==> flow/design.v <==
`timescale 1ns / 1ps
module register(clk,rst,en,d,q);
	parameter WIDTH = 16;
	input clk;
	input rst;
	input en;
	input [WIDTH-1:0] d;
	output reg [WIDTH-1:0] q;
always @(posedge clk) begin
	if(rst)
		q <= 0;
	else if(en)
		q <= d;
end
endmodule
`timescale 1ns / 1ps
module SignExtend(
	input [8:0] imm,
	output [15:0] sgnimm
    );
assign sgnimm = {{7{imm[8]}},imm};
endmodule
`timescale 1ns / 1ps
module multiplier(
	input [15:0] X,Y,
	output [31:0] SignedResult
   );
	wire [31:0] MR;
	wire [15:0] MX,MY;
	assign MX = X[15]?-X:X;
	assign MY = Y[15]?-Y:Y;
	assign MR = MX*MY;
	assign SignedResult = (X[15]^Y[15])?-MR:MR;
endmodule
`timescale 1ns / 1ps
module divider(
	input [31:0] X,
	input [15:0] Y,
	output [31:0] Q,
	output [15:0] R
	);
	wire [31:0] UQ;
	wire [15:0] UR;
	wire [31:0] MX;
	wire [15:0] MY;
	assign MX = X[31]?-X:X;
	assign MY = Y[15]?-Y:Y;
	assign UQ = (MY == 0) ? 32'hFFFFFFFF : MX/MY;
	assign Q = (X[31]^Y[15])?-UQ:UQ;
	assign UR = (MY == 0) ? MX[15:0] : MX%MY;
	assign R = X[31]?-UR:UR;
endmodule
`timescale 1ns / 1ps
module pow(
	input clk,rst,
	input start,
	output reg ready,
	input [15:0] base,expo,
	output [31:0] result,
	output reg Cflag,Oflag
    );
reg is_idle,is_idle_nxt;
reg [47:0] tmp_res,tmp_res_nxt,tmp_tmp;
reg [15:0] base_reg,base_nxt,expo_reg,expo_nxt;
assign result = tmp_res[31:0];
reg Oflag_nxt;
always @(posedge clk) begin
	if(rst) begin
		is_idle <= 1;
		tmp_res <= 0;
		base_reg <= 0;
		expo_reg <= 0;
		Oflag <= 0;
	end else begin
		is_idle <= is_idle_nxt;
		tmp_res <= tmp_res_nxt;
		base_reg <= base_nxt;
		expo_reg <= expo_nxt;
		Oflag <= Oflag_nxt;
	end
end
always @(*) begin
	is_idle_nxt = is_idle;
	base_nxt = base_reg;
	expo_nxt = expo_reg;
	Oflag_nxt = Oflag;
	tmp_res_nxt = tmp_res;
	Cflag = 0;
	ready = 0;
	tmp_tmp = 0;
	if(is_idle) begin
		ready = 0;
		if(start) begin
			is_idle_nxt = 0;
			base_nxt = base;
			expo_nxt = expo;
			tmp_res_nxt = 1;
			Oflag_nxt = 0;
		end
	end else begin  
		if(expo_reg == 0 || expo_reg[15]) begin
			if((expo_reg == 0 && base_reg == 0) || expo_reg[15])
				Cflag = 1; 
			ready=1;
			is_idle_nxt = 1;
		end else begin
			expo_nxt = expo_reg - 1;
			tmp_tmp = (tmp_res[47]?-tmp_res:tmp_res) * {32'b0,(base_reg[15]?-base_reg:base_reg)};
			tmp_res_nxt = (tmp_res[47] ^ base_reg[15])?-tmp_tmp:tmp_tmp;
			if((tmp_res_nxt&48'hFFFF80000000) != 0 && (tmp_res_nxt&48'hFFFF80000000) != 48'hFFFF80000000)
				Oflag_nxt = 1;
		end
	end
end
endmodule
`timescale 1ns / 1ps
module sqrt(
	input clk,rst,
	input start,
	output reg ready,
	input [31:0] initial_nr,
	output [15:0] result,
	output reg Cflag,Oflag
    );
reg [1:0] state_reg,state_nxt;
reg [63:0] operand,operand_nxt;
reg [15:0] res_tmp,res_tmp_nxt;
reg [7:0] cnt,cnt_nxt;
assign result = res_tmp;
always @(posedge clk) begin
	if(rst) begin
		state_reg <= 0;
		operand <= 0;
		res_tmp <= 0;
		cnt <= 0;
	end else begin
		state_reg <= state_nxt;
		operand <= operand_nxt;
		res_tmp <= res_tmp_nxt;
		cnt <= cnt_nxt;
	end
end
always @(*) begin
	state_nxt = state_reg;
	operand_nxt = operand;
	res_tmp_nxt = res_tmp;
	cnt_nxt = cnt;
	ready = 0;
	Cflag = 0;
	Oflag = 0;
	case(state_reg)
		0: begin
			if(start) begin
				state_nxt = 1;
				operand_nxt = {32'b0,initial_nr};
				res_tmp_nxt = 0;
				cnt_nxt = 16;
			end
		end
		1: begin
			operand_nxt = operand<<2;
			if(cnt == 0 || (cnt == 16 && operand[31])) begin
				if(operand[31])
					Cflag = 1;
				state_nxt = 0;
				Oflag = res_tmp[15];
				ready = 1;
			end else
				state_nxt = 2;
		end
		2: begin
			cnt_nxt = cnt - 1;
			if(operand[63:32] >= {14'b0,res_tmp,2'b01}) begin
				operand_nxt[63:32] = operand[63:32] - {14'b0,res_tmp,2'b01};
				res_tmp_nxt = {res_tmp[14:0],1'b1};
			end else begin
				res_tmp_nxt = {res_tmp[14:0],1'b0};
			end
			state_nxt = 1;
		end
	endcase
end
endmodule
`timescale 1ns / 1ps
module ALU(
	input clk,
	input rst,
	input [15:0] srcA,
	input [15:0] srcB,
	input [15:0] extra_X,
	output [15:0] res,
	output reg [15:0] extra_res,
	input [4:0] opsel,
	output reg ready,
	input Cflag,Oflag,
	output reg [3:0] flag_next
    );
reg [16:0] res_ext;
reg [16:0] shift_aid;
reg [15:0] shift_amount;
wire [16:0] sign_srcA;
assign res = res_ext[15:0];
wire [31:0] mul_result;
wire [31:0] div_result;
wire [15:0] mod_result;
assign sign_srcA = {16{srcA[15]}};
multiplier mul(srcA,srcB,mul_result);
divider    div({extra_X,srcA},srcB,div_result,mod_result);
wire pow_ready,pow_C,pow_O;
wire [31:0] pow_result;
pow p(.clk(clk), .rst(rst), 
	.start(opsel == 14),
	.ready(pow_ready),
	.base(srcA),.expo(srcB),
	.result(pow_result),
	.Cflag(pow_C),
	.Oflag(pow_O));
wire sqrt_ready,sqrt_C,sqrt_O;
wire [15:0] sqrt_result;
sqrt sq(.clk(clk), .rst(rst), 
	.start(opsel == 13),
	.ready(sqrt_ready),
	.initial_nr({extra_X,srcA}),
	.result(sqrt_result),
	.Cflag(sqrt_C),
	.Oflag(sqrt_O));
always @(*) begin
	extra_res = 0;
	res_ext = 0;
	ready = 1;
	flag_next[1] = Cflag;
	flag_next[0] = Oflag;
	flag_next[3] = 0;
	flag_next[2] = 0;
	shift_aid = 0;
	shift_amount = srcB;
	if(opsel[3] == 1)
		shift_amount = srcB & 16'h000f;
	case(opsel)
		0: res_ext = {1'b0,srcB};
		1: begin
			res_ext = srcA + srcB;
			flag_next[1] = res_ext[16];
			flag_next[0] = (srcA[15]&srcB[15]&(~res_ext[15]))|((~srcA[15])&(~srcB[15])&res_ext[15]);
			flag_next[3] = (res_ext == 0);
			flag_next[2] = res_ext[15];
		end
		2: begin
			res_ext = srcA - srcB;
			flag_next[1] = res_ext[16];
			flag_next[0] = (srcA[15]&(~srcB[15])&(~res_ext[15]))|((~srcA[15])&srcB[15]&res_ext[15]);
			flag_next[3] = (res_ext == 0);
			flag_next[2] = res_ext[15];
		end
		3: begin
			res_ext = srcA + 1;
			flag_next[1] = res_ext[16];
			flag_next[0] = (~srcA[15])&res_ext[15];
			flag_next[3] = (res_ext == 0);
			flag_next[2] = res_ext[15];
		end
		4: begin
			res_ext = srcA - 1;
			flag_next[1] = res_ext[16];
			flag_next[0] = srcA[15]&(~res_ext[15]);
			flag_next[3] = (res_ext == 0);
			flag_next[2] = res_ext[15];
		end
		8: begin
			res_ext = {1'b0, srcA & srcB};
			flag_next[3] = (res_ext == 0);
			flag_next[2] = res_ext[15];
		end
		9: begin
			res_ext = {1'b0, srcA | srcB};
			flag_next[3] = (res_ext == 0);
			flag_next[2] = res_ext[15];
		end
		10: begin
			res_ext = {1'b0, srcA ^ srcB};
			flag_next[3] = (res_ext == 0);
			flag_next[2] = res_ext[15];
		end
		11: begin
			res_ext = {1'b0, ~srcA};
			flag_next[3] = (res_ext == 0);
			flag_next[2] = res_ext[15];
		end
		12: begin
			res_ext = {1'b0,-srcA};
			flag_next[3] = (res_ext == 0);
			flag_next[2] = res_ext[15];
		end
		5: begin
			res_ext = {1'b0,mul_result[15:0]};
			extra_res = mul_result[31:16];
			flag_next[3] = (mul_result == 0);
			flag_next[2] = mul_result[31];
			flag_next[0] = (mul_result[31:15] == 0) || (mul_result[31:15] == 17'h1ffff);
			flag_next[1] = (mul_result[31:15] == 0) || (mul_result[31:15] == 17'h1ffff);
		end
		6: begin
			res_ext = {1'b0,div_result[15:0]};
			extra_res = div_result[31:16];
			flag_next[3] = (div_result == 0);
			flag_next[2] = div_result[31];
			flag_next[0] = ({extra_X,srcA} == 32'h80000000) && (srcB  == 16'hffff);
			flag_next[1] = (srcB == 0);
		end
		7: begin
			res_ext = {1'b0,mod_result};
			flag_next[3] = (mod_result == 0);
			flag_next[2] = mod_result[15];
			flag_next[0] = ({extra_X,srcA} == 32'h80000000) && (srcB  == 16'hffff);
			flag_next[1] = (srcB == 0);
		end
		14: begin
			ready = pow_ready;
			res_ext = {1'b0,pow_result[15:0]};
			extra_res = pow_result[31:16];
			flag_next[3] = (pow_result == 0);
			flag_next[2] = pow_result[31];
			flag_next[0] = pow_O;
			flag_next[1] = pow_C;
		end
		13: begin
			ready = sqrt_ready;
			res_ext = {1'b0,sqrt_result};
			flag_next[3] = (sqrt_result == 0);
			flag_next[2] = sqrt_result[15];
			flag_next[0] = sqrt_O;
			flag_next[1] = sqrt_C;
		end
		16, 24: begin
			shift_aid = ({srcA,1'b0}>>shift_amount);
			res_ext = shift_aid[16:1];
			flag_next[3] = (res_ext == 0);
			flag_next[2] = res_ext[15];
			flag_next[0] = (res_ext[15] != srcA[15]);
			flag_next[1] = shift_aid[0];
		end
		17, 25: begin
			shift_aid = ({1'b0,srcA}<<shift_amount);
			res_ext = shift_aid[15:0];
			flag_next[3] = (res_ext == 0);
			flag_next[2] = res_ext[15];
			flag_next[0] = (res_ext[15] != srcA[15]);
			flag_next[1] = shift_aid[16];
		end
		18, 26: begin
			shift_aid = ({srcA,1'b0}>>shift_amount) | (sign_srcA<<(16-shift_amount));
			res_ext = shift_aid[16:1];
			flag_next[3] = (res_ext == 0);
			flag_next[2] = res_ext[15];
			flag_next[0] = (res_ext[15] != srcA[15]);
			flag_next[1] = shift_aid[0];
		end
		19, 27: begin
			shift_aid = ({1'b0,srcA}<<shift_amount) | (sign_srcA>>(16-shift_amount));
			res_ext = shift_aid[15:0];
			flag_next[3] = (res_ext == 0);
			flag_next[2] = res_ext[15];
			flag_next[0] = (res_ext[15] != srcA[15]);
			flag_next[1] = shift_aid[16];
		end
		20, 28: begin
			res_ext = {1'b0,(srcA>>shift_amount)|(srcA<<(16-shift_amount))};
			flag_next[3] = (res_ext == 0);
			flag_next[2] = res_ext[15];
			flag_next[0] = (res_ext[15] != srcA[15]);
			flag_next[1] = res_ext[15];
		end
		21, 29: begin
			res_ext = {1'b0,(srcA<<shift_amount)|(srcA>>(16-shift_amount))};
			flag_next[3] = (res_ext == 0);
			flag_next[2] = res_ext[15];
			flag_next[0] = (res_ext[15] != srcA[15]);
			flag_next[1] = res_ext[0];
		end
		22, 30: begin
			res_ext = ({Cflag,srcA}>>shift_amount) | ({Cflag,srcA}<<(17-shift_amount));
			flag_next[1] = res_ext[16];
			flag_next[3] = (res_ext[15:0] == 0);
			flag_next[2] = res_ext[15];
			flag_next[0] = (res_ext[15] != srcA[15]);
		end
		23, 31: begin
			res_ext = ({Cflag,srcA}<<shift_amount) | ({Cflag,srcA}>>(17-shift_amount));
			flag_next[1] = res_ext[16];
			flag_next[3] = (res_ext[15:0] == 0);
			flag_next[2] = res_ext[15];
			flag_next[0] = (res_ext[15] != srcA[15]);
		end
	endcase
end
endmodule
`timescale 1ns / 1ps
module controlUnit(
	input [15:0] instr,
	output reg branch,
	output reg ret,
	output reg loadPC,
	output reg push,
	output reg op_stack,
	output reg [4:0] opsel,
	output reg [1:0] sel_srcA,
	output reg [1:0] sel_srcB,
	input ready,
	output reg [1:0] data_addr_sel,
	output reg wr_to_data_mem,
	output reg [1:0] mem_data_wr_sel,
	output reg reg_from_mem,
	output reg extra_write_X,
	output reg wr_X,
	output reg wr_Y,
	output reg wr_ACC,
	output reg save_flags,
	input [3:0] flags
);
always @(*) begin
	branch = 0;
	ret = 0;
	loadPC = ready;
	push = 0;
	op_stack = 0;
	opsel = 0;
	sel_srcA = 0;
	sel_srcB = 0;
	data_addr_sel = 0;
	wr_to_data_mem = 0;
	mem_data_wr_sel = 0;
	reg_from_mem = 0;
	extra_write_X = 0;
	wr_X = 0;
	wr_Y = 0;
	wr_ACC = 0;
	save_flags = 0;
	case(instr[15:10])
		0: begin   end
		1: begin
			if(instr[9]) begin  
				push = 1;
				op_stack = 1;
				data_addr_sel = 3;
				mem_data_wr_sel = instr[8:7];
				wr_to_data_mem = ready;
			end else begin  
				push = 0;
				op_stack = 1;
				data_addr_sel = 2;
				reg_from_mem = 1;
				if(instr[8:7] == 0)
					wr_X = ready;
				else if(instr[8:7] == 1)
					wr_Y = ready;
				else
					wr_ACC = ready;
			end
		end
		2: begin
			data_addr_sel = 1;
			reg_from_mem = 1;
			if(instr[9] == 0)
				wr_X = ready;
			else
				wr_Y = ready;
		end
		3: begin
			data_addr_sel = 1;
			if(instr[9] == 0)
				mem_data_wr_sel = 0;
			else
				mem_data_wr_sel = 1;
			wr_to_data_mem = ready;
		end
		4: begin
			data_addr_sel = 0;
			opsel = 1;
			sel_srcB = 3;
			reg_from_mem = 1;
			if(instr[9] == 0) begin
				wr_X = ready;
				sel_srcA = 1;
			end else begin
				wr_Y = ready;
				sel_srcA = 0;
			end
		end
		5: begin
			data_addr_sel = 0;
			opsel = 1;
			sel_srcB = 3;
			if(instr[9] == 0) begin
				mem_data_wr_sel = 0;
				sel_srcA = 1;
			end else begin
				mem_data_wr_sel = 1;
				sel_srcA = 0;
			end
			wr_to_data_mem = ready;
		end
		6: begin
			opsel = 0;
			sel_srcB = 3;
			reg_from_mem = 0;
			if(instr[9] == 0)
				wr_X = ready;
			else
				wr_Y = ready;
		end
		7: begin
			opsel = 0;
			reg_from_mem = 0;
			sel_srcB = instr[7:6];
			if(instr[9:8] == 2'b00) begin
				wr_X = ready;
			end else if (instr[9:8] == 2'b01) begin
				wr_Y = ready;
			end else begin
				wr_ACC = ready;
			end
		end
		8: begin
			opsel = 13;
			sel_srcA = 2;
			reg_from_mem = 0; wr_ACC = ready; save_flags = ready;
		end
		9: begin
			opsel = 14;
			sel_srcA = 2;
			sel_srcB = instr[9:8];
			wr_X = 1;
			extra_write_X = 1;
			reg_from_mem = 0; wr_ACC = ready; save_flags = ready;
		end
		16: branch = 1;
		17: branch = flags[3];
		18: branch = ~flags[3];
		19: branch = (flags[2] != flags[0]);
		20: branch = ((flags[3]==0) && (flags[0] == flags[2]));
		21: branch = ((flags[3]==1) || (flags[0] != flags[2]));
		22: branch = (flags[2] == flags[0]);
		23: branch = flags[1];
		24: branch = flags[0];
		30: begin
			push = 1;
			op_stack = 1;
			data_addr_sel = 3;
			mem_data_wr_sel = 3;
			wr_to_data_mem = ready;
			branch = 1;
		end
		31: begin
			push = 0;
			op_stack = 1;
			data_addr_sel = 2;
			ret = 1;
		end
		32: begin
			opsel = 1;
			if(instr[9] == 0)
				sel_srcA = 0;
			else
				sel_srcA = 1;
			sel_srcB = 3;
			reg_from_mem = 0; wr_ACC = ready; save_flags = ready;
		end
		33: begin
			opsel = 1;
			sel_srcA = 2;
			sel_srcB = 3;
			reg_from_mem = 0; wr_ACC = ready; save_flags = ready;
		end
		34: begin
			opsel = 1;
			sel_srcA = instr[9:8];
			sel_srcB = instr[7:6];
			reg_from_mem = 0; wr_ACC = ready; save_flags = ready;
		end
		36: begin
			opsel = 	2;
			if(instr[9] == 0)
				sel_srcA = 0;
			else
				sel_srcA = 1;
			sel_srcB = 3;
			reg_from_mem = 0; wr_ACC = ready; save_flags = ready;
		end
		37: begin
			opsel = 2;
			sel_srcA = 2;
			sel_srcB = 3;
			reg_from_mem = 0; wr_ACC = ready; save_flags = ready;
		end
		38: begin
			opsel = 2;
			sel_srcA = instr[9:8];
			sel_srcB = instr[7:6];
			reg_from_mem = 0; wr_ACC = ready; save_flags = ready;
		end
		40: begin  
			opsel = {1'b1,instr[4] | instr[1] | instr[0],instr[9:7]};
			sel_srcA = instr[6:5];
			if(instr[4]==1) begin
				sel_srcB = 3;
			end else begin
				sel_srcB = instr[3:2];
			end
			reg_from_mem = 0; wr_ACC = ready; save_flags = ready;
		end
		42: begin
			opsel = 3;
			sel_srcA = instr[9:8];
			if(instr[9:8] == 2'b00)
				wr_X = ready;
			else if(instr[9:8] == 2'b01)
				wr_Y = ready;
			else
				wr_ACC = ready;
			reg_from_mem = 0;
			save_flags = ready;
		end
		43: begin
			opsel = 4;
			sel_srcA = instr[9:8];
			if(instr[9:8] == 2'b00)
				wr_X = ready;
			else if(instr[9:8] == 2'b01)
				wr_Y = ready;
			else
				wr_ACC = ready;
			reg_from_mem = 0;
			save_flags = ready;
		end
		44: begin
			opsel = 5;
			sel_srcA = instr[9:8];
			sel_srcB = instr[7:6];
			wr_X = 1;
			extra_write_X = 1;
			reg_from_mem = 0; wr_ACC = ready; save_flags = ready;
		end
		45: begin
			opsel = 5;
			sel_srcA = 2;  sel_srcB = 3;
			wr_X = 1;
			extra_write_X = 1;
			reg_from_mem = 0; wr_ACC = ready; save_flags = ready;
		end
		46: begin
			opsel = 6;
			sel_srcA = instr[9:8];
			sel_srcB = instr[7:6];
			wr_X = 1;
			extra_write_X = 1;
			reg_from_mem = 0; wr_ACC = ready; save_flags = ready;
		end
		47: begin
			opsel = 6;
			sel_srcA = 2;  sel_srcB = 3;
			wr_X = 1;
			extra_write_X = 1;
			reg_from_mem = 0; wr_ACC = ready; save_flags = ready;
		end
		48: begin
			opsel = 7;
			sel_srcA = instr[9:8];
			sel_srcB = instr[7:6];
			reg_from_mem = 0; wr_ACC = ready; save_flags = ready;
		end
		49: begin
			opsel = 7;
			sel_srcA = 2;  sel_srcB = 3;
			reg_from_mem = 0; wr_ACC = ready; save_flags = ready;
		end
		50: begin
			opsel = 8;
			sel_srcA = instr[9:8];
			sel_srcB = instr[7:6];
			reg_from_mem = 0; wr_ACC = ready; save_flags = ready;
		end
		51: begin
			opsel = 8;
			sel_srcA = 2;  sel_srcB = 3;
			reg_from_mem = 0; wr_ACC = ready; save_flags = ready;
		end
		52: begin
			opsel = 9;
			sel_srcA = instr[9:8];
			sel_srcB = instr[7:6];
			reg_from_mem = 0; wr_ACC = ready; save_flags = ready;
		end
		53: begin
			opsel = 9;
			sel_srcA = 2;  sel_srcB = 3;
			reg_from_mem = 0; wr_ACC = ready; save_flags = ready;
		end
		54: begin
			opsel = 10;
			sel_srcA = instr[9:8];
			sel_srcB = instr[7:6];
			reg_from_mem = 0; wr_ACC = ready; save_flags = ready;
		end
		55: begin
			opsel = 10;
			sel_srcA = 2;  sel_srcB = 3;
			reg_from_mem = 0; wr_ACC = ready; save_flags = ready;
		end
		56: begin
			opsel = 11;
			sel_srcA = instr[9:8];
			reg_from_mem = 0; wr_ACC = ready; save_flags = ready;
		end
		57: begin
			opsel = 12;
			sel_srcA = instr[9:8];
			reg_from_mem = 0; wr_ACC = ready; save_flags = ready;
		end
		58: begin
			opsel = 	2;
			if(instr[9] == 0)
				sel_srcA = 0;
			else
				sel_srcA = 1;
			sel_srcB = 3;
			reg_from_mem = 0; wr_ACC = 0; save_flags = ready;
		end
		59: begin
			opsel = 2;
			sel_srcA = 2;
			sel_srcB = 3;
			reg_from_mem = 0; wr_ACC = 0; save_flags = ready;
		end
		60: begin
			opsel = 2;
			sel_srcA = instr[9:8];
			sel_srcB = instr[7:6];
			reg_from_mem = 0; wr_ACC = 0; save_flags = ready;
		end
		61: begin
			opsel = 	8;
			if(instr[9] == 0)
				sel_srcA = 0;
			else
				sel_srcA = 1;
			sel_srcB = 3;
			reg_from_mem = 0; wr_ACC = 0; save_flags = ready;
		end
		62: begin
			opsel = 8;
			sel_srcA = 2;
			sel_srcB = 3;
			reg_from_mem = 0; wr_ACC = 0; save_flags = ready;
		end
		63: begin
			opsel = 8;
			sel_srcA = instr[9:8];
			sel_srcB = instr[7:6];
			reg_from_mem = 0; wr_ACC = 0; save_flags = ready;
		end
	endcase
end
endmodule
`timescale 1ns / 1ps
module cpu(
	input clk,rst,
	output [9:0] instr_Addr,
	input [15:0] instr,
	output reg [8:0] data_Addr,
	output reg [15:0] write_data,
	input [15:0] read_data,
	output write_enable
    );
wire [15:0] sign_Imm;
wire [8:0] immediate;
assign immediate = instr[8:0];
SignExtend sgex(
	.imm(immediate),
	.sgnimm(sign_Imm)
);
wire [3:0] flag_reg,flag_next;
wire save_flags;
register #(4) FlagReg(clk,rst,save_flags,flag_next,flag_reg);
reg [15:0] srcA,srcB;
wire [15:0] res,extra_res;
reg [8:0] SP_next;
wire [8:0] SP_reg;
wire branch,ret,loadPC,reg_from_mem;
wire push,op_stack,wr_X,wr_Y,wr_ACC,extra_write_X;
wire [1:0] sel_srcA,sel_srcB,data_addr_sel,mem_data_wr_sel;
wire [4:0] opsel;
wire ready;
controlUnit cu(
	.instr(instr),
	.branch(branch),
	.ret(ret),
	.loadPC(loadPC),
	.push(push),
	.op_stack(op_stack),
	.opsel(opsel),
	.sel_srcA(sel_srcA),
	.sel_srcB(sel_srcB),
	.ready(ready),
	.data_addr_sel(data_addr_sel),
	.wr_to_data_mem(write_enable),
	.mem_data_wr_sel(mem_data_wr_sel),
	.reg_from_mem(reg_from_mem),
	.extra_write_X(extra_write_X),
	.wr_X(wr_X),
	.wr_Y(wr_Y),
	.wr_ACC(wr_ACC),
	.save_flags(save_flags),
	.flags(flag_reg)
);
wire [15:0] X_reg,Y_reg,ACC_reg;
reg [15:0] reg_next;
register X  (clk,rst,wr_X, extra_write_X?extra_res:reg_next  ,X_reg);
register Y  (clk,rst,wr_Y,reg_next,Y_reg);
register ACC(clk,rst,wr_ACC,reg_next,ACC_reg);
always @(*) begin
	if(reg_from_mem)
		reg_next = read_data;
	else
		reg_next = res;
end
wire [9:0] PC_reg,PC_reg_plus_1;
reg [9:0] PC_next;
wire [9:0] PC_branch;
assign PC_reg_plus_1 = PC_reg + 1;
register #(10) PC(clk,rst,loadPC,PC_next,PC_reg);
assign instr_Addr = PC_reg;
assign PC_branch = instr[9:0];
always @(*) begin
	PC_next = PC_reg_plus_1;
	if(ret)
		PC_next = read_data[9:0];
	else if(branch)
		PC_next = PC_branch;
end
ALU alu(
	.clk(clk),.rst(rst),
	.srcA(srcA),
	.srcB(srcB),
	.extra_X(X_reg),
	.res(res),
	.extra_res(extra_res),
	.opsel(opsel),
	.ready(ready),
	.Cflag(flag_reg[1]),
	.Oflag(flag_reg[0]),
	.flag_next(flag_next)
);
always @(*) begin
	case(sel_srcA)
		0: srcA = X_reg;
		1: srcA = Y_reg;
		2: srcA = ACC_reg;
		3: srcA = sign_Imm;
	endcase
	case(sel_srcB)
		0: srcB = X_reg;
		1: srcB = Y_reg;
		2: srcB = ACC_reg;
		3: srcB = sign_Imm;
	endcase
end
always @(*) begin
	case(mem_data_wr_sel)
		0: write_data = X_reg;
		1: write_data = Y_reg;
		2: write_data = ACC_reg;
		3: write_data = {6'b0,PC_reg_plus_1};
	endcase
	if(push)
		SP_next = SP_reg - 1;
	else
		SP_next = SP_reg + 1;
	case(data_addr_sel)
		0: data_Addr = res[8:0];
		1: data_Addr = instr[8:0];
		2: data_Addr = SP_reg;
		3: data_Addr = SP_next;
	endcase
end
register #(9) SP (clk,rst,op_stack,SP_next,SP_reg);
endmodule
Subject: tool reports on cpu

Hi,

-- Tool chain data of cpu
Each step is given for the RTL above and for the edited RTL.
Lines under "before" count in the file above, lines under "after" in the edited file.
"change" is "after" less "before", of the values as shown.
Operators: Yosys type, input widths -> output width; for muxes data width and select width s.
Library cell names are shortened.
A cell with n/a has no value.
- top: cpu
- clock input: clk
- cell library: sky130hd
- timing corner: tt_025C_1v80

-- Edit of the RTL
Unified diff, file above to edited file.
The edited RTL no longer does the same as the RTL above: the edit was made by script, with no optimisation intended.
begin of diff
@@ -1,5 +1,5 @@
 `timescale 1ns / 1ps
 module register(clk,rst,en,d,q);
-	parameter WIDTH = 16;
+	parameter WIDTH = 12;
 	input clk;
 	input rst;
end of diff

-- Word level
Counts by Yosys on the flattened word-level netlist (proc, flatten, opt, wreduce; memories kept). Register bits leave out memories and registers merged into their read ports (data or address). Print and check cells are left out.
- cells by class (item ; before ; after ; change):
    add/subtract/negate cells ; 21 ; 19 ; -2
    multiply operators ; 2 ; 2 ; 0
    divide/modulo/power cells ; 2 ; 2 ; 0
    order comparisons ; 1 ; 1 ; 0
    equality and inequality tests ; 116 ; 114 ; -2
    shift operators ; 12 ; 12 ; 0
    mux-type cells ; 102 ; 100 ; -2
    bitwise gates (word level) ; 33 ; 32 ; -1
    reduce/logical cells ; 94 ; 93 ; -1
- operator list (operator ; before ; after ; change):
    $mux 16 ; 12 ; 9 ; -3
    $mux 12 ; 0 ; 2 ; +2
    $logic_and 1x1->1 ; 5 ; 4 ; -1
    $mux 32 ; 5 ; 4 ; -1
    $neg 16->16 ; 4 ; 3 ; -1
    $neg 32->32 ; 3 ; 2 ; -1
    $xor 1x1->1 ; 3 ; 2 ; -1
    $div 32x16->32 ; 1 ; 0 ; -1
    $eq 16x16->1 const B ; 1 ; 0 ; -1
    $eq 32x32->1 const B ; 1 ; 0 ; -1
    $mod 32x16->32 ; 1 ; 0 ; -1
    $pmux 16 s23 ; 1 ; 0 ; -1
    $pmux 16 s3 ; 1 ; 0 ; -1
    $div 28x16->32 ; 0 ; 1 ; +1
    $mod 28x16->32 ; 0 ; 1 ; +1
    $pmux 12 s23 ; 0 ; 1 ; +1
    $pmux 12 s3 ; 0 ; 1 ; +1
Unchanged operator kinds not shown: 100.
- bit counts (item ; before ; after ; change):
    flip-flop bits (word level) ; 243 ; 231 ; -12
    bits in latches ; 0 ; 0 ; 0
    RAM bits ; 0 ; 0 ; 0
    memory bits (read-only) ; 0 ; 0 ; 0
    clocked read ports x word width ; 0 ; 0 ; 0
    memories kept ; 0 ; 0 ; 0
    bits of input ports ; 34 ; 34 ; 0
    output and inout port bits ; 36 ; 36 ; 0
    word-level cells ; 400 ; 392 ; -8

-- Logic depth
Yosys ltp: most cells in a row. Word level: on the elaborated netlist, between registers, memories and ports. Mapped: between sequential cells and ports; inverters and the memories' decode and read muxes count.
- depth (item ; before ; after ; change):
    word-level depth ; 14 ; 14 ; 0
    ABC_AREA ; 0 ; 0 ; n/a
    gate-level depth with buffers ; 606 ; 559 ; -47
    gate-level depth less buffers ; 556 ; 514 ; -42

-- Synthesis result
The flow's flattened synthesis, as Yosys stat reports it; memories are mapped. The netlist is that of the ABC_AREA named above (0 if unset); the other value can give another one.
- mapped netlist (item ; before ; after ; change):
    cell count ; 10383 ; 9766 ; -617
    chip area (Yosys) (um^2) ; 76872.5 ; 72674.7 ; -4197.8
    sequential part of the area (um^2) ; 4884.7 ; 4584.4 ; -300.3
    mapped flip-flops ; 244 ; 229 ; -15
    buffer cells ; 526 ; 488 ; -38
- cells by type (type ; before ; after ; change):
    nor2_1 ; 1195 ; 1022 ; -173
    xnor2_1 ; 401 ; 311 ; -90
    nand2_1 ; 1210 ; 1142 ; -68
    nor3_1 ; 399 ; 353 ; -46
    a211oi_1 ; 153 ; 116 ; -37
    nand3_1 ; 144 ; 181 ; +37
    nor4_1 ; 101 ; 66 ; -35
    mux2i_1 ; 148 ; 114 ; -34
    or2_2 ; 84 ; 53 ; -31
    xor2_1 ; 185 ; 155 ; -30
    a22oi_1 ; 99 ; 70 ; -29
    a21oi_1 ; 571 ; 544 ; -27
    clkbuf_1 ; 423 ; 396 ; -27
    mux2_2 ; 100 ; 75 ; -25
    inv_1 ; 983 ; 1007 ; +24
    o21bai_1 ; 65 ; 41 ; -24
    a21o_1 ; 120 ; 140 ; +20
    nand2b_1 ; 93 ; 73 ; -20
Unchanged cell types not shown: 20.
The list need not be complete.
By module: a second synthesis without flattening, with its own total; a netlist apart from the flattened one above.
- unflattened totals (item ; before ; after ; change):
    cell total of the unflattened synthesis ; 10847 ; 10829 ; -18
    area (unflattened synthesis) (um^2) ; 81744.6 ; 81604.5 ; -140.1
Rows give one instance, submodules left out.
- by module, before (module ; instances ; cells ; area (um^2) ; seq. area (um^2)):
    divider ; 1 ; 3679 ; 25590.8 ; 0.0
    pow ; 1 ; 3147 ; 25324.3 ; 1641.6
    multiplier ; 1 ; 1287 ; 10252.3 ; 0.0
    ALU ; 1 ; 1454 ; 9215.1 ; 0.0
    sqrt ; 1 ; 614 ; 5074.9 ; 1821.7
    cpu ; 1 ; 218 ; 2369.8 ; 0.0
    register ; 3 ; 52 ; 580.6 ; 320.3
    controlUnit ; 1 ; 202 ; 1243.7 ; 0.0
    register #(WIDTH=10) ; 1 ; 32 ; 352.8 ; 200.2
    register #(WIDTH=9) ; 1 ; 29 ; 319.1 ; 180.2
    register #(WIDTH=4) ; 1 ; 13 ; 140.1 ; 80.1
    SignExtend ; 1 ; 16 ; 120.1 ; 0.0
- by module, after (module ; instances ; cells ; area (um^2) ; seq. area (um^2)):
    divider ; 1 ; 3722 ; 26211.4 ; 0.0
    pow ; 1 ; 3147 ; 25324.3 ; 1641.6
    multiplier ; 1 ; 1287 ; 10252.3 ; 0.0
    ALU ; 1 ; 1454 ; 9215.1 ; 0.0
    sqrt ; 1 ; 614 ; 5074.9 ; 1821.7
    cpu ; 1 ; 199 ; 2089.5 ; 0.0
    register ; 3 ; 38 ; 420.4 ; 240.2
    controlUnit ; 1 ; 202 ; 1243.7 ; 0.0
    register #(WIDTH=10) ; 1 ; 32 ; 352.8 ; 200.2
    register #(WIDTH=9) ; 1 ; 29 ; 319.1 ; 180.2
    register #(WIDTH=4) ; 1 ; 13 ; 140.1 ; 80.1
    SignExtend ; 1 ; 16 ; 120.1 ; 0.0

-- Path before layout
Path of least setup slack by OpenSTA after synthesis, without wires, with an ideal clock, recovery checks aside; 20% of the period is set as input and as output delay. Where synthesis merged equal registers, the netlist keeps one of their names.
- timing post-synthesis (item ; before ; after ; change):
    path type ; input to output ; input to output ; n/a
    start point ; input instr[11] ; input instr[10] ; n/a
    end point ; output data_Addr[8] ; output data_Addr[8] ; n/a
    period (ps) ; 165000 ; 165000 ; 0
    input delay (ps) ; 33000 ; 33000 ; 0
    launch time at the first pin (ps) ; 33000 ; 33000 ; 0
    arrival time (ps) ; 143257 ; 136954 ; -6303
    data required time (ps) ; 132000 ; 132000 ; 0
    path slack (ps) ; -11257 ; -4954 ; +6303
    path delay (ps) ; 110257 ; 103954 ; -6303
    driving pins on the path ; 580 ; 530 ; -50
    synthesis period reached (ps) ; 176257 ; 169954 ; -6303
"path delay" is the arrival time less input delay plus setup time.
At an output port there is no setup time.
"driving pins on the path": output pins that drive a net of the path, with the launching flip-flop's if there is one; two outputs of one cell count as two.
"synthesis period reached" is the clock period less the worst setup slack; recovery checks do not enter. This is arithmetic on one report: input and output delays are still those of the set period (20% each).
Between the ends stands the longest chain of elaborated cells between them, by number of cells; it is not shown to be the way that was timed. Of several equally long chains one is given.
Each line given opens the expression or statement behind the cell; cells for indexed reads and writes are added by Yosys, which also makes memories of some case tables.
Between the ends, post-synthesis, before:
- cell sequence: buf_6 and2_1 or3_1 a31oi_2 nor3_2 buf_2 o32ai_1 or2_2 clkbuf_1 buf_1 ha_1 o221a_2 buf_2 and2_1 nand3_1 o211a_1 nor4_1 buf_2 [544 not listed] a211o_1 a21oi_1 nand2_1 a21oi_1 o2111ai_1 nor2_1 buf_2 a31oi_1 mux2i_2 ha_1 inv_1 a2111o_1 or4_4 o21ai_1 xnor2_1 nor2_1 nor3_1 a21oi_1
- length of the longest elaborated chain: 13
- elaborated cells on any way between the ends: 165
- those cells by class: add/sub (12); mul (1); div (2); eq/ne (79); shift (12); mux (19); logic (12); reduce/logical (28)
- RTL lines, path post-synthesis, before (item ; line ; text):
    from (decl) ; 768 ; input [15:0] instr,
    $eq 6x6->1 ; 438 ; case(instr[15:10])
    $reduce_or 14->1 ; n/a ;
    $pmux 2 s5 ; 438 ;
    $eq 2x2->1 ; 854 ; case(sel_srcA)
    $pmux 16 s4 ; 854 ;
    $neg 32->32 ; 46 ; assign MX = X[31]?-X:X;
    $mux 32 ; 46 ;
    $mod 32x16->32 ; 50 ; assign UR = (MY == 0) ? MX[15:0] : MX%MY;
    $mux 16 ; 50 ;
    $neg 16->16 ; 51 ; assign R = X[31]?-UR:UR;
    $mux 16 ; 51 ;
    $pmux 16 s23 ; 239 ; case(opsel)
    $pmux 9 s4 ; 878 ; case(data_addr_sel)
    to (decl) ; 769 ; output reg [8:0] data_Addr,
Between the ends, post-synthesis, after:
- cell sequence: buf_4 nor2b_1 a32o_1 o221a_4 or4_1 buf_2 a211oi_1 nor2_1 inv_1 clkbuf_1 buf_1 ha_1 mux2i_1 clkbuf_1 clkbuf_1 ha_1 o21ai_0 a21boi_0 [494 not listed] o21ai_0 nand2b_1 a21oi_1 o41ai_1 a31oi_1 o211a_1 and3_1 buf_4 buf_4 nand4_1 inv_1 ha_1 and3_1 nand2_1 o21ai_0 a2bb2oi_1 a221o_1 o21a_1
- length of the longest elaborated chain: 13
- elaborated cells on any way between the ends: 160
- those cells by class: add/sub (10); mul (1); div (2); eq/ne (79); shift (12); mux (17); logic (11); reduce/logical (28)
- RTL lines, path post-synthesis, after (item ; line ; text):
    from (decl) ; 768 ; input [15:0] instr,
    $eq 6x6->1 ; 438 ; case(instr[15:10])
    $reduce_or 11->1 ; n/a ;
    $pmux 2 s4 ; 438 ;
    $eq 2x2->1 ; 860 ; case(sel_srcB)
    $pmux 16 s4 ; 860 ;
    $neg 16->16 ; 47 ; assign MY = Y[15]?-Y:Y;
    $mux 16 ; 47 ;
    $div 28x16->32 ; 48 ; assign UQ = (MY == 0) ? 32'hFFFFFFFF : MX/MY;
    $mux 32 ; 48 ;
    $neg 32->32 ; 49 ; assign Q = (X[31]^Y[15])?-UQ:UQ;
    $mux 32 ; 49 ;
    $pmux 12 s23 ; 239 ; case(opsel)
    $pmux 9 s4 ; 878 ; case(data_addr_sel)
    to (decl) ; 769 ; output reg [8:0] data_Addr,

-- Path in the finished layout
From the final timing report of the runs of pair 1: the path of least setup slack in the routed layout; clock arrival at registers is part of the times.
The report prints the path's times to 10 ps; the period is as set.
- timing post-layout (item ; before ; after ; change):
    path type ; input to output ; input to output ; n/a
    start point ; input instr[10] ; input instr[13] ; n/a
    end point ; output data_Addr[8] ; output data_Addr[7] ; n/a
    period (ps) ; 164000 ; 164000 ; 0
    input delay (ps) ; 32800 ; 32800 ; 0
    launch time at the first pin (ps) ; 32800 ; 32800 ; 0
    arrival time (ps) ; 128420 ; 126160 ; -2260
    data required time (ps) ; 131200 ; 131200 ; 0
    path slack (ps) ; 2780 ; 5040 ; +2260
    driving pins on the path ; 551 ; 502 ; -49
Between the ends stands the longest chain of elaborated cells between them, by number of cells; it is not shown to be the way that was timed. Of several equally long chains one is given.
Between the ends, post-layout, before:
- cell sequence: buf_12 buf_12 or4b_4 buf_6 nor2_4 a221o_2 or2_4 buf_4 mux2i_1 a211o_1 nand3_1 nor3_2 buf_4 nand3_1 o21ai_0 xnor2_1 ha_1 o21a_1 [515 not listed] a21oi_2 nand2_1 a21oi_2 o2111ai_2 nor2_4 buf_12 and3_4 a311o_1 ha_2 inv_2 a2111o_1 or4_4 o21ai_4 xnor2_2 nor2_1 nor3_2 a21oi_1 clkbuf_2
- length of the longest elaborated chain: 13
- elaborated cells on any way between the ends: 165
- those cells by class: add/sub (12); mul (1); div (2); eq/ne (79); shift (12); mux (19); logic (12); reduce/logical (28)
- RTL lines, path post-layout, before (item ; line ; text):
    from (decl) ; 768 ; input [15:0] instr,
    $eq 6x6->1 ; 438 ; case(instr[15:10])
    $reduce_or 14->1 ; n/a ;
    $pmux 2 s5 ; 438 ;
    $eq 2x2->1 ; 854 ; case(sel_srcA)
    $pmux 16 s4 ; 854 ;
    $neg 32->32 ; 46 ; assign MX = X[31]?-X:X;
    $mux 32 ; 46 ;
    $mod 32x16->32 ; 50 ; assign UR = (MY == 0) ? MX[15:0] : MX%MY;
    $mux 16 ; 50 ;
    $neg 16->16 ; 51 ; assign R = X[31]?-UR:UR;
    $mux 16 ; 51 ;
    $pmux 16 s23 ; 239 ; case(opsel)
    $pmux 9 s4 ; 878 ; case(data_addr_sel)
    to (decl) ; 769 ; output reg [8:0] data_Addr,
Between the ends, post-layout, after:
- cell sequence: clkbuf_2 buf_12 nor2b_2 o221a_2 o221a_4 or4_1 buf_4 nand2_1 and3_1 a31oi_1 buf_4 inv_1 ha_2 o221ai_2 buf_4 o31ai_4 nand2_2 and3_1 [466 not listed] a21o_1 a21o_1 a21o_1 a21o_1 a21o_1 o21ai_2 nand2b_1 a21oi_2 o41ai_1 a31oi_1 o211a_1 and3_1 buf_4 nand4_1 a31oi_2 a21oi_1 a21oi_2 clkdlybuf4s50_1
- length of the longest elaborated chain: 13
- elaborated cells on any way between the ends: 160
- those cells by class: add/sub (10); mul (1); div (2); eq/ne (79); shift (12); mux (17); logic (11); reduce/logical (28)
- RTL lines, path post-layout, after (item ; line ; text):
    from (decl) ; 768 ; input [15:0] instr,
    $eq 6x6->1 ; 438 ; case(instr[15:10])
    $reduce_or 11->1 ; n/a ;
    $pmux 2 s4 ; 438 ;
    $eq 2x2->1 ; 860 ; case(sel_srcB)
    $pmux 16 s4 ; 860 ;
    $neg 16->16 ; 47 ; assign MY = Y[15]?-Y:Y;
    $mux 16 ; 47 ;
    $div 28x16->32 ; 48 ; assign UQ = (MY == 0) ? 32'hFFFFFFFF : MX/MY;
    $mux 32 ; 48 ;
    $neg 32->32 ; 49 ; assign Q = (X[31]^Y[15])?-UQ:UQ;
    $mux 32 ; 49 ;
    $pmux 12 s23 ; 239 ; case(opsel)
    $pmux 9 s4 ; 878 ; case(data_addr_sel)
    to (decl) ; 769 ; output reg [8:0] data_Addr,

-- Measured runs
Runs of the flow (Yosys, OpenROAD) on both versions; the two runs of a pair have the same settings. The constraints put input and output delay at 20% of the set period each and load the outputs with 0.01 pF.
Flow settings, pair 1:
- noted period_ns: 164.0
- CAP_MARGIN at 20
- CORE_MARGIN at 2
- CORE_UTILIZATION: 40
- SLEW_MARGIN: 20
- results, pair 1 (item ; before ; after ; change):
    mapped cell area after synthesis (um^2) ; 76872.5 ; 72674.7 ; -4197.8
    full die area (um^2) ; 195704.0 ; 185111.0 ; -10593.0
    standard-cell area of the final layout (um^2) ; 91821.8 ; 82295.2 ; -9526.6
    utilization after routing (%) ; 48.2 ; 45.6 ; -2.6
    setup slack of the worst path (ps) ; 2781 ; 5042 ; +2261
    sum of negative setup slack (ps) ; 0 ; 0 ; 0
    worst hold slack after layout (ps) ; 463 ; 455 ; -8
    clock period reached (ps) ; 161219 ; 158958 ; -2261
Flow settings, pair 2:
- CELL_PAD_IN_SITES_GLOBAL_PLACEMENT: 1
- noted CORE_ASPECT_RATIO: 1.88
- CORE_MARGIN at 6
- CORE_UTILIZATION: 50
- GPL_TIMING_DRIVEN at 1
- MAX_ROUTING_LAYER: met4
- SETUP_SLACK_MARGIN at 5.0
- TNS_END_PERCENT at 70
- noted period_ns: 212.0
- CAP_MARGIN at 20
- SLEW_MARGIN: 20
- results, pair 2 (item ; before ; after ; change):
    mapped cell area after synthesis (um^2) ; 76872.5 ; 72674.7 ; -4197.8
    full die area (um^2) ; 163772.0 ; 155104.0 ; -8668.0
    standard-cell area of the final layout (um^2) ; 83365.0 ; 77802.1 ; -5562.9
    utilization after routing (%) ; 54.8 ; 54.0 ; -0.8
    setup slack of the worst path (ps) ; 11280 ; 11747 ; +467
    sum of negative setup slack (ps) ; 0 ; 0 ; 0
    worst hold slack after layout (ps) ; 463 ; 456 ; -7
    clock period reached (ps) ; 200720 ; 200253 ; -467
"clock period reached": clock period set for the run, less the worst setup slack. It is reckoned from that one timing run; input and output delays stay at 20% of the period that was set.

Regards
